==> flow/design.v <==
(* keep_hierarchy = "yes", use_dsp = "yes" *)
module cordic_final #(
    parameter WIDTH = 32,          
    parameter FRAC = 14,           
    parameter ITER = 16,           
    parameter LOG_ITER = 4,         
    parameter POST_STAGES = 5       
)
(
    input wire                    clk,
    input wire                    rst_n,        
    input wire                    start,        
    input wire signed [WIDTH-1:0] x_in,         
    input wire                    func_select,  
    output reg                    busy,         
    output reg                    done,         
    output reg signed [WIDTH:0] result       
);
    localparam signed [WIDTH-1:0] ONE_Q = (1 << FRAC);         
    localparam signed [WIDTH-1:0] ONE_Q_1 = ONE_Q >> 1;         
    localparam signed [WIDTH-1:0] K_INV_SCALED = 16'sd19784;    
    wire [5:0] shift_lut [0:ITER-1];
    wire signed [WIDTH-1:0] atanh_lut [0:ITER-1];
    reg signed [WIDTH-1:0] x_pipe [0:ITER];
    reg signed [WIDTH-1:0] y_pipe [0:ITER];
    reg signed [WIDTH-1:0] z_pipe [0:ITER];
    reg valid_pipe [0:ITER];
    reg signed [WIDTH-1:0] x_input_pipe [0:POST_STAGES-1];
    reg signed [WIDTH-1:0] y_result_pipe [0:POST_STAGES-1];
    reg func_select_pipe [0:POST_STAGES-1];
    reg valid_post_pipe [0:POST_STAGES-1];
    reg signed [2*WIDTH-1:0] x_squared_pipe [0:POST_STAGES-1];
    reg signed [2*WIDTH-1:0] coeff_term_pipe [0:POST_STAGES-1];
    reg signed [WIDTH-1:0] one_minus_approx_pipe [0:POST_STAGES-1];
    reg signed [2*WIDTH-1:0] final_product_pipe [0:POST_STAGES-1];
    reg signed [WIDTH-1:0] extracted_result_pipe [0:POST_STAGES-1];
    reg [1:0] state, next_state;
    reg [LOG_ITER:0] stage_counter;
    localparam [1:0] IDLE = 2'b00;
    localparam [1:0] PROCESS = 2'b01;
    localparam [1:0] OUTPUT = 2'b10;
    reg signed [WIDTH-1:0] x_input_stored;  
    reg                    func_select_stored;
    integer i;
    assign shift_lut[0]  = 6'd1;   assign shift_lut[1]  = 6'd2;   assign shift_lut[2]  = 6'd3;   assign shift_lut[3]  = 6'd4;
    assign shift_lut[4]  = 6'd4;   assign shift_lut[5]  = 6'd5;   assign shift_lut[6]  = 6'd6;   assign shift_lut[7]  = 6'd7;
    assign shift_lut[8]  = 6'd8;   assign shift_lut[9]  = 6'd9;   assign shift_lut[10] = 6'd10;  assign shift_lut[11] = 6'd11;
    assign shift_lut[12] = 6'd12;  assign shift_lut[13] = 6'd13;  assign shift_lut[14] = 6'd13;  assign shift_lut[15] = 6'd14;
    assign atanh_lut[0]  = 16'sd9000;   assign atanh_lut[1]  = 16'sd4185;   assign atanh_lut[2]  = 16'sd2059;   assign atanh_lut[3]  = 16'sd1025;
    assign atanh_lut[4]  = 16'sd1025;   assign atanh_lut[5]  = 16'sd512;    assign atanh_lut[6]  = 16'sd256;    assign atanh_lut[7]  = 16'sd128;
    assign atanh_lut[8]  = 16'sd64;     assign atanh_lut[9]  = 16'sd32;     assign atanh_lut[10] = 16'sd16;     assign atanh_lut[11] = 16'sd8;
    assign atanh_lut[12] = 16'sd4;      assign atanh_lut[13] = 16'sd2;      assign atanh_lut[14] = 16'sd2;      assign atanh_lut[15] = 16'sd1;
    genvar stage;
    generate 
        for (stage = 0; stage < ITER; stage = stage + 1) 
        begin : cordic_pipeline
            wire z_positive;
            wire [5:0] current_shift;
            wire signed [WIDTH-1:0] x_shifted;
            wire signed [WIDTH-1:0] y_shifted;
            wire signed [WIDTH-1:0] atanh_val;
            assign z_positive = ~z_pipe[stage][WIDTH-1];
            assign current_shift = shift_lut[stage];
            assign x_shifted = x_pipe[stage] >>> current_shift;
            assign y_shifted = y_pipe[stage] >>> current_shift;
            assign atanh_val = atanh_lut[stage];
            always @(posedge clk or negedge rst_n) begin
                if (!rst_n) begin
                    x_pipe[stage+1] <= {WIDTH{1'b0}};
                    y_pipe[stage+1] <= {WIDTH{1'b0}};
                    z_pipe[stage+1] <= {WIDTH{1'b0}};
                    valid_pipe[stage+1] <= 1'b0;
                end else begin
                    (* use_dsp = "yes" *) x_pipe[stage+1] <= z_positive ? (x_pipe[stage] + y_shifted) : (x_pipe[stage] - y_shifted);
                    (* use_dsp = "yes" *) y_pipe[stage+1] <= z_positive ? (y_pipe[stage] + x_shifted) : (y_pipe[stage] - x_shifted);
                    (* use_dsp = "yes" *) z_pipe[stage+1] <= z_positive ? (z_pipe[stage] - atanh_val) : (z_pipe[stage] + atanh_val);
                    valid_pipe[stage+1] <= valid_pipe[stage];
                end
            end
        end
    endgenerate
    always @(posedge clk or negedge rst_n) begin
        if (!rst_n) begin
            x_input_pipe[0] <= {WIDTH{1'b0}};
            y_result_pipe[0] <= {WIDTH{1'b0}};
            func_select_pipe[0] <= 1'b0;
            valid_post_pipe[0] <= 1'b0;
            x_squared_pipe[0] <= {(2*WIDTH){1'b0}};
        end else begin
            x_input_pipe[0] <= x_input_stored;
            y_result_pipe[0] <= y_pipe[ITER];
            func_select_pipe[0] <= func_select_stored;
            valid_post_pipe[0] <= valid_pipe[ITER];
            (* use_dsp = "yes" *) x_squared_pipe[0] <= $signed(x_input_stored) * $signed(x_input_stored);
        end
    end
    always @(posedge clk or negedge rst_n) begin
        if (!rst_n) begin
            x_input_pipe[1] <= {WIDTH{1'b0}};
            y_result_pipe[1] <= {WIDTH{1'b0}};
            func_select_pipe[1] <= 1'b0;
            valid_post_pipe[1] <= 1'b0;
            coeff_term_pipe[1] <= {(2*WIDTH){1'b0}};
        end else begin
            x_input_pipe[1] <= x_input_pipe[0];
            y_result_pipe[1] <= y_result_pipe[0];
            func_select_pipe[1] <= func_select_pipe[0];
            valid_post_pipe[1] <= valid_post_pipe[0];
            (* use_dsp = "yes" *) coeff_term_pipe[1] <= (x_squared_pipe[0] * 23900) >>> 30;
        end
    end
    always @(posedge clk or negedge rst_n) begin
        if (!rst_n) begin
            x_input_pipe[2] <= {WIDTH{1'b0}};
            y_result_pipe[2] <= {WIDTH{1'b0}};
            func_select_pipe[2] <= 1'b0;
            valid_post_pipe[2] <= 1'b0;
            one_minus_approx_pipe[2] <= {WIDTH{1'b0}};
        end else begin
            x_input_pipe[2] <= x_input_pipe[1];
            y_result_pipe[2] <= y_result_pipe[1];
            func_select_pipe[2] <= func_select_pipe[1];
            valid_post_pipe[2] <= valid_post_pipe[1];
            (* use_dsp = "yes" *) one_minus_approx_pipe[2] <= ONE_Q - coeff_term_pipe[1][WIDTH-1:0];
        end
    end
    always @(posedge clk or negedge rst_n) begin
        if (!rst_n) begin
            x_input_pipe[3] <= {WIDTH{1'b0}};
            y_result_pipe[3] <= {WIDTH{1'b0}};
            func_select_pipe[3] <= 1'b0;
            valid_post_pipe[3] <= 1'b0;
            final_product_pipe[3] <= {(2*WIDTH){1'b0}};
        end else begin
            x_input_pipe[3] <= x_input_pipe[2];
            y_result_pipe[3] <= y_result_pipe[2];
            func_select_pipe[3] <= func_select_pipe[2];
            valid_post_pipe[3] <= valid_post_pipe[2];
            (* use_dsp = "yes" *) final_product_pipe[3] <= $signed(y_result_pipe[2]) * $signed(one_minus_approx_pipe[2]);
        end
    end
    always @(posedge clk or negedge rst_n) begin
        if (!rst_n) begin
            x_input_pipe[4] <= {WIDTH{1'b0}};
            y_result_pipe[4] <= {WIDTH{1'b0}};
            func_select_pipe[4] <= 1'b0;
            valid_post_pipe[4] <= 1'b0;
            extracted_result_pipe[4] <= {WIDTH{1'b0}};
        end else begin
            x_input_pipe[4] <= x_input_pipe[3];
            y_result_pipe[4] <= y_result_pipe[3];
            func_select_pipe[4] <= func_select_pipe[3];
            valid_post_pipe[4] <= valid_post_pipe[3];
            (* use_dsp = "yes" *) extracted_result_pipe[4] <= final_product_pipe[3] >>> FRAC;
        end
    end
    always @(*) begin
        case (state)
            IDLE: next_state = start ? PROCESS : IDLE;
            PROCESS: next_state = (stage_counter >= ITER + POST_STAGES + 3) ? OUTPUT : PROCESS; 
            OUTPUT: next_state = IDLE;
            default: next_state = IDLE;
        endcase
    end  
    always @(posedge clk or negedge rst_n) begin
        if (!rst_n) begin
            state <= IDLE;
            busy <= 1'b0;
            done <= 1'b0;
            result <= {WIDTH{1'b0}};
            stage_counter <= {(LOG_ITER+1){1'b0}};
            x_pipe[0] <= {WIDTH{1'b0}};
            y_pipe[0] <= {WIDTH{1'b0}};
            z_pipe[0] <= {WIDTH{1'b0}};
            valid_pipe[0] <= 1'b0;
            x_input_stored <= {WIDTH{1'b0}};
            func_select_stored <= 1'b0;
        end else begin
            state <= next_state;
            done <= 1'b0;  
            case (state)
                IDLE: begin
                    busy <= 1'b0;
                    stage_counter <= {(LOG_ITER+1){1'b0}};
                    if (start) begin
                        x_pipe[0] <= K_INV_SCALED;  
                        y_pipe[0] <= {WIDTH{1'b0}}; 
                        func_select_stored <= func_select;
                        if (func_select) begin  
                            z_pipe[0] <= x_in; 
                            x_input_stored <= x_in;
                        end else begin  
                            z_pipe[0] <= $signed(x_in) >>> 1; 
                            x_input_stored <= $signed(x_in) >>> 1;
                        end
                        valid_pipe[0] <= 1'b1;
                        busy <= 1'b1;
                        stage_counter <= {(LOG_ITER+1){1'b0}};
                    end
                end
                PROCESS: begin
                    stage_counter <= stage_counter + 1'b1;
                end
                OUTPUT: begin
                    busy <= 1'b0;
                    if (valid_post_pipe[POST_STAGES-1]) begin
                        if (func_select_pipe[POST_STAGES-1]) begin
                            result <= extracted_result_pipe[POST_STAGES-1];
                        end else begin
                            result <= (extracted_result_pipe[POST_STAGES-1] + ONE_Q) >>> 1;
                        end
                        done <= 1'b1;
                    end
                end
                default: begin
                    state <= IDLE;
                end
            endcase
        end
    end
endmodule                      
Step by step through the tools: cordic_final --
Tool output for the design above before and after an edit, in the order of the flow. Lines under "before" count in the file above, lines under "after" in the edited file. "difference" is "after" less "before", of the values as shown; "relative change" is that difference over "before", in percent. Operators: Yosys type, input widths -> output width; for muxes data width and select width s. Library cell names are shortened. A cell with - has no value.
Design: top module cordic_final, clock input clk, cell library sky130hd, timing corner tt_025C_1v80

The edit --
Unified diff, file above to edited file. This change comes from a script, not from a designer. The edited design behaves differently; no optimisation was intended.
begin of diff
@@ -34,5 +34,5 @@
     reg signed [WIDTH-1:0] one_minus_approx_pipe [0:POST_STAGES-1];
     reg signed [2*WIDTH-1:0] final_product_pipe [0:POST_STAGES-1];
-    reg signed [WIDTH-1:0] extracted_result_pipe [0:POST_STAGES-1];
+    reg signed [WIDTH-2:0] extracted_result_pipe [0:POST_STAGES-1];
     reg [1:0] state, next_state;
     reg [LOG_ITER:0] stage_counter;
end of diff

Elaborated design --
Source: Yosys, flattened and elaborated. Widths are those after wreduce. Registers that Yosys merges into a memory's read port (data or address) are not register bits. Print and check cells do not count.
Cells by class:
- add/subtract/negate cells | before 92, after 92, difference 0, relative change 0.00%
- multipliers | before 3, after 3, difference 0, relative change 0.00%
- order comparisons | before 1, after 1, difference 0, relative change 0.00%
- equality and inequality tests | before 2, after 2, difference 0, relative change 0.00%
- muxes and demuxes | before 56, after 56, difference 0, relative change 0.00%
- reductions and logical operators | before 6, after 6, difference 0, relative change 0.00%
Operator list:
- $add 32x16->33 const B | before 1, after 0, difference -1, relative change -100.00%
- $mul 32x32->46 | before 1, after 0, difference -1, relative change -100.00%
- $add 31x16->32 const B | before 0, after 1, difference +1
- $mul 32x32->45 | before 0, after 1, difference +1
- $mux 32 | before 45, after 45, difference 0, relative change 0.00%
- $add 32x19->32 | before 4, after 4, difference 0, relative change 0.00%
- $add 32x28->32 | before 4, after 4, difference 0, relative change 0.00%
- $mux 1 | before 4, after 4, difference 0, relative change 0.00%
- $sub 32x19->32 | before 4, after 4, difference 0, relative change 0.00%
- $sub 32x28->32 | before 4, after 4, difference 0, relative change 0.00%
- $add 32x12->32 const B | before 2, after 2, difference 0, relative change 0.00%
- $add 32x20->32 | before 2, after 2, difference 0, relative change 0.00%
- $add 32x21->32 | before 2, after 2, difference 0, relative change 0.00%
- $add 32x22->32 | before 2, after 2, difference 0, relative change 0.00%
- $add 32x23->32 | before 2, after 2, difference 0, relative change 0.00%
- $add 32x24->32 | before 2, after 2, difference 0, relative change 0.00%
- $add 32x25->32 | before 2, after 2, difference 0, relative change 0.00%
- $add 32x26->32 | before 2, after 2, difference 0, relative change 0.00%
- $add 32x27->32 | before 2, after 2, difference 0, relative change 0.00%
- $add 32x29->32 | before 2, after 2, difference 0, relative change 0.00%
- $add 32x3->32 const B | before 2, after 2, difference 0, relative change 0.00%
- $mux 2 | before 2, after 2, difference 0, relative change 0.00%
- $reduce_and 2->1 | before 2, after 2, difference 0, relative change 0.00%
- $reduce_bool 2->1 | before 2, after 2, difference 0, relative change 0.00%
- $sub 32x12->32 const B | before 2, after 2, difference 0, relative change 0.00%
- $sub 32x20->32 | before 2, after 2, difference 0, relative change 0.00%
- $sub 32x21->32 | before 2, after 2, difference 0, relative change 0.00%
- $sub 32x22->32 | before 2, after 2, difference 0, relative change 0.00%
Not every row of either side is listed.
Bit counts:
- bits in registers | before 1846, after 1844, difference -2, relative change -0.11%
- bits of input ports | before 36, after 36, difference 0, relative change 0.00%
- cells after elaboration | before 249, after 249, difference 0, relative change 0.00%

Depth --
Longest topological path by Yosys (ltp), each cell counted once; first at word level (registers and memories cut), then after technology mapping (sequential cells cut; the memories' decode and read muxes count).
Depth:
- depth after elaboration | before 4, after 4, difference 0, relative change 0.00%
- ABC_AREA | before 0, after 0
- mapped depth | before 34, after 33, difference -1, relative change -2.94%

Synthesis result --
Yosys stat after the flow's synthesis: flattened, memories mapped to cells. It holds for the ABC_AREA given above (unset counts as 0); a run with the other value may have another netlist.
Cells by type:
- o21ai_0 | before 593, after 664, difference +71, relative change +11.97%
- inv_1 | before 2951, after 2891, difference -60, relative change -2.03%
- nor2b_1 | before 221, after 167, difference -54, relative change -24.43%
- a21boi_0 | before 83, after 40, difference -43, relative change -51.81%
- xnor2_1 | before 1451, after 1492, difference +41, relative change +2.83%
- and3_1 | before 119, after 82, difference -37, relative change -31.09%
- nand2b_1 | before 191, after 227, difference +36, relative change +18.85%
- a31oi_1 | before 88, after 124, difference +36, relative change +40.91%
- o21a_1 | before 180, after 214, difference +34, relative change +18.89%
- nand4_1 | before 80, after 49, difference -31, relative change -38.75%
- nor2_1 | before 1435, after 1405, difference -30, relative change -2.09%
- a211oi_1 | before 121, after 95, difference -26, relative change -21.49%
- fa_1 | before 2145, after 2122, difference -23, relative change -1.07%
- a21o_1 | before 446, after 467, difference +21, relative change +4.71%
- and2_1 | before 408, after 389, difference -19, relative change -4.66%
- nor3_1 | before 344, after 361, difference +17, relative change +4.94%
- a2111oi_0 | before 13, after 30, difference +17, relative change +130.77%
- buf_1 | before 47, after 32, difference -15, relative change -31.91%
Not every row of either side is listed.
Mapped netlist:
- cell count | before 19556, after 19566, difference +10, relative change +0.05%
- synthesis area (um^2) | before 185208.9, after 185321.5, difference +112.6, relative change +0.06%
- mapped flip-flops | before 1733, after 1730, difference -3, relative change -0.17%
- buffers | before 432, after 429, difference -3, relative change -0.69%

Worst setup path after synthesis --
Path of least setup slack by OpenSTA after synthesis, without wires, with an ideal clock, recovery checks aside; 20% of the period is set as input and as output delay. Where synthesis merged equal registers, the netlist keeps one of their names.
Path post-synthesis:
- kind | before flip-flop to flip-flop, after flip-flop to flip-flop
- start | before register (no name shown), after register (no name shown)
- end | before register x_squared_pipe[0][59], after register x_squared_pipe[0][53]
- clock period (ns) | before 12.0, after 12.0, difference 0.0, relative change 0.00%
- library setup time (ns) | before 0.136, after 0.080, difference -0.056
- data arrival time (ns) | before 8.660, after 8.086, difference -0.574, relative change -6.63%
- path slack (ns) | before 3.205, after 3.834, difference +0.629
- path delay (ns) | before 8.796, after 8.166, difference -0.630, relative change -7.16%
- driving pins on the path | before 31, after 28, difference -3, relative change -9.68%
- synthesis period reached (ns) | before 8.795, after 8.166, difference -0.629, relative change -7.15%
"path delay" = arrival - input delay + setup time. "driving pins on the path" counts driving pins, that of a launching flip-flop among them; a cell with two outputs on the path counts twice. "synthesis period reached" = period - worst setup slack (recovery checks aside). The figure is calculated, with input and output delays left at 20% of the set period. Between the ends stands the longest chain of elaborated cells between them, by number of cells; it is not shown to be the way that was timed. Of several equally long chains one is given. A line is the first line of the expression or statement that the cell stems from. Yosys adds cells for indexed reads and writes and turns some case tables into memories.
Between the ends, post-synthesis, before: cells stage by stage dfrtp_1 -> clkbuf_1 -> nand2_1 -> inv_1 -> fa_1 -> inv_1 -> fa_1 -> inv_1 -> fa_1 -> inv_1 -> fa_1 -> inv_1 -> fa_1 -> fa_1 -> inv_1 -> fa_1 -> fa_1 -> inv_1 -> ha_1 -> clkbuf_1 -> nand2_1 -> nand2_1 -> a21o_1 -> a21oi_1 -> o21ai_0 -> a21o_1 -> a21oi_1 -> a21boi_1 -> or3_1 -> a2111oi_0 -> nor3_1, length of the longest elaborated chain 1, elaborated cells between the ends (all ways) 1, RTL lines with such cells 1
RTL lines, path post-synthesis, before:
- $mul 32x32->64 | RTL line 94 | (* use_dsp = "yes" *) x_squared_pipe[0] <= $signed(x_input_stored) * $signed(x_input_stored);
- end, assigned | RTL line 88 | x_squared_pipe[0] <= {(2*WIDTH){1'b0}};
- end, assigned | RTL line 94
- end, declared | RTL line 32 | reg signed [2*WIDTH-1:0] x_squared_pipe [0:POST_STAGES-1];
Between the ends, post-synthesis, after: cells stage by stage dfrtp_1 -> clkbuf_1 -> nand2_1 -> inv_1 -> fa_1 -> fa_1 -> fa_1 -> inv_1 -> fa_1 -> inv_1 -> fa_1 -> inv_1 -> fa_1 -> fa_1 -> fa_1 -> inv_1 -> ha_1 -> nand2_1 -> nor3_1 -> nand2_1 -> o21ai_0 -> o221ai_1 -> o21ai_0 -> a31oi_1 -> o21ai_0 -> a21oi_1 -> o31ai_1 -> xnor2_1, length of the longest elaborated chain 1, elaborated cells between the ends (all ways) 1, RTL lines with such cells 1
RTL lines, path post-synthesis, after:
- $mul 32x32->64 | RTL line 94 | (* use_dsp = "yes" *) x_squared_pipe[0] <= $signed(x_input_stored) * $signed(x_input_stored);
- end, assigned | RTL line 88 | x_squared_pipe[0] <= {(2*WIDTH){1'b0}};
- end, assigned | RTL line 94
- end, declared | RTL line 32 | reg signed [2*WIDTH-1:0] x_squared_pipe [0:POST_STAGES-1];

Path in the finished layout --
Path of least setup slack in the final report of the runs of pair A (OpenROAD, finished layout, wires in). Where an end is a register, its clock arrival counts in the times.
Path post-layout:
- kind | before flip-flop to flip-flop, after flip-flop to flip-flop
- start | before register (no name shown), after register (no name shown)
- end | before register x_squared_pipe[0][59], after register x_squared_pipe[0][56]
- clock period (ns) | before 10.1, after 10.1, difference 0.0, relative change 0.00%
- library setup time (ns) | before 0.13, after 0.07, difference -0.06
- data arrival time (ns) | before 9.88, after 9.47, difference -0.41, relative change -4.15%
- path slack (ns) | before 0.97, after 1.44, difference +0.47
- driving pins on the path | before 28, after 31, difference +3, relative change +10.71%
Between the ends stands the longest chain of elaborated cells between them, by number of cells; it is not shown to be the way that was timed. Of several equally long chains one is given.
Between the ends, post-layout, before: cells stage by stage dfrtp_1 -> inv_1 -> buf_4 -> nor2_1 -> inv_1 -> fa_1 -> fa_1 -> fa_1 -> fa_1 -> inv_1 -> fa_1 -> fa_1 -> fa_1 -> inv_1 -> fa_1 -> inv_1 -> ha_1 -> a21o_1 -> a21oi_1 -> o21ai_0 -> o21ai_1 -> a21oi_1 -> o41ai_1 -> buf_4 -> a21boi_1 -> or3_1 -> a2111oi_0 -> nor3_1, length of the longest elaborated chain 1, elaborated cells between the ends (all ways) 1, RTL lines with such cells 1
RTL lines, path post-layout, before:
- $mul 32x32->64 | RTL line 94 | (* use_dsp = "yes" *) x_squared_pipe[0] <= $signed(x_input_stored) * $signed(x_input_stored);
- end, assigned | RTL line 88 | x_squared_pipe[0] <= {(2*WIDTH){1'b0}};
- end, assigned | RTL line 94
- end, declared | RTL line 32 | reg signed [2*WIDTH-1:0] x_squared_pipe [0:POST_STAGES-1];
Between the ends, post-layout, after: cells stage by stage dfrtp_1 -> buf_4 -> inv_1 -> nor2_1 -> inv_1 -> fa_1 -> inv_1 -> fa_1 -> fa_1 -> inv_1 -> fa_1 -> inv_1 -> fa_1 -> fa_1 -> fa_1 -> inv_1 -> fa_1 -> inv_1 -> ha_1 -> a21o_1 -> a21o_1 -> or3_1 -> a21oi_1 -> o31ai_2 -> a21oi_1 -> o21ai_1 -> a21oi_1 -> a21oi_1 -> a21oi_1 -> nor3b_1 -> xnor2_1, length of the longest elaborated chain 1, elaborated cells between the ends (all ways) 1, RTL lines with such cells 1
RTL lines, path post-layout, after:
- $mul 32x32->64 | RTL line 94 | (* use_dsp = "yes" *) x_squared_pipe[0] <= $signed(x_input_stored) * $signed(x_input_stored);
- end, assigned | RTL line 88 | x_squared_pipe[0] <= {(2*WIDTH){1'b0}};
- end, assigned | RTL line 94
- end, declared | RTL line 32 | reg signed [2*WIDTH-1:0] x_squared_pipe [0:POST_STAGES-1];

Layout results --
Both versions went through the flow (Yosys, OpenROAD) with the same settings in each pair. Constraints: input delay and output delay 20% of the set period each, output load 0.01 pF.
Settings, pair A: CORE_UTILIZATION 40, period_ns 10.1, CAP_MARGIN 20, CORE_MARGIN 2, SLEW_MARGIN 20
Measured results, pair A:
- mapped cell area after synthesis (um^2) | before 185208.9, after 185321.5, difference +112.6, relative change +0.06%
- area of the die (um^2) | before 468479.0, after 468766.0, difference +287.0, relative change +0.06%
- standard-cell area after layout (um^2) | before 200826.0, after 200511.0, difference -315.0, relative change -0.16%
- utilization after layout (%) | before 43.6, after 43.5, difference -0.1
- worst slack on setup checks (ns) | before 0.975, after 1.436, difference +0.461
- summed negative setup slack (ns) | before 0.000, after 0.000, difference 0.000
- final worst hold slack (ns) | before 0.287, after 0.329, difference +0.042
- power consumption (uW) | before 15092, after 14951, difference -141, relative change -0.93%
Settings, pair B: ABC_AREA 0, CAP_MARGIN 25, CORE_UTILIZATION 33, CTS_CLUSTER_SIZE 44, GPL_ROUTABILITY_DRIVEN 0, MIN_ROUTING_LAYER met1, PLACE_DENSITY_LB_ADDON 0.19, SLEW_MARGIN 35, TNS_END_PERCENT 40, period_ns 12.2, CORE_MARGIN 2
Measured results, pair B:
- mapped cell area after synthesis (um^2) | before 185208.9, after 185321.5, difference +112.6, relative change +0.06%
- area of the die (um^2) | before 567250.0, after 567589.0, difference +339.0, relative change +0.06%
- standard-cell area after layout (um^2) | before 202876.0, after 202769.0, difference -107.0, relative change -0.05%
- utilization after layout (%) | before 36.2, after 36.2, difference 0.0
- worst slack on setup checks (ns) | before 2.072, after 3.165, difference +1.093
- summed negative setup slack (ns) | before 0.000, after 0.000, difference 0.000
- final worst hold slack (ns) | before 0.327, after 0.333, difference +0.006
- power consumption (uW) | before 12786, after 12730, difference -56, relative change -0.44%
By "power consumption" is meant OpenSTA's value without simulated activity: inputs other than the clock are taken to toggle once in ten clock periods, and the tool carries that through the logic.
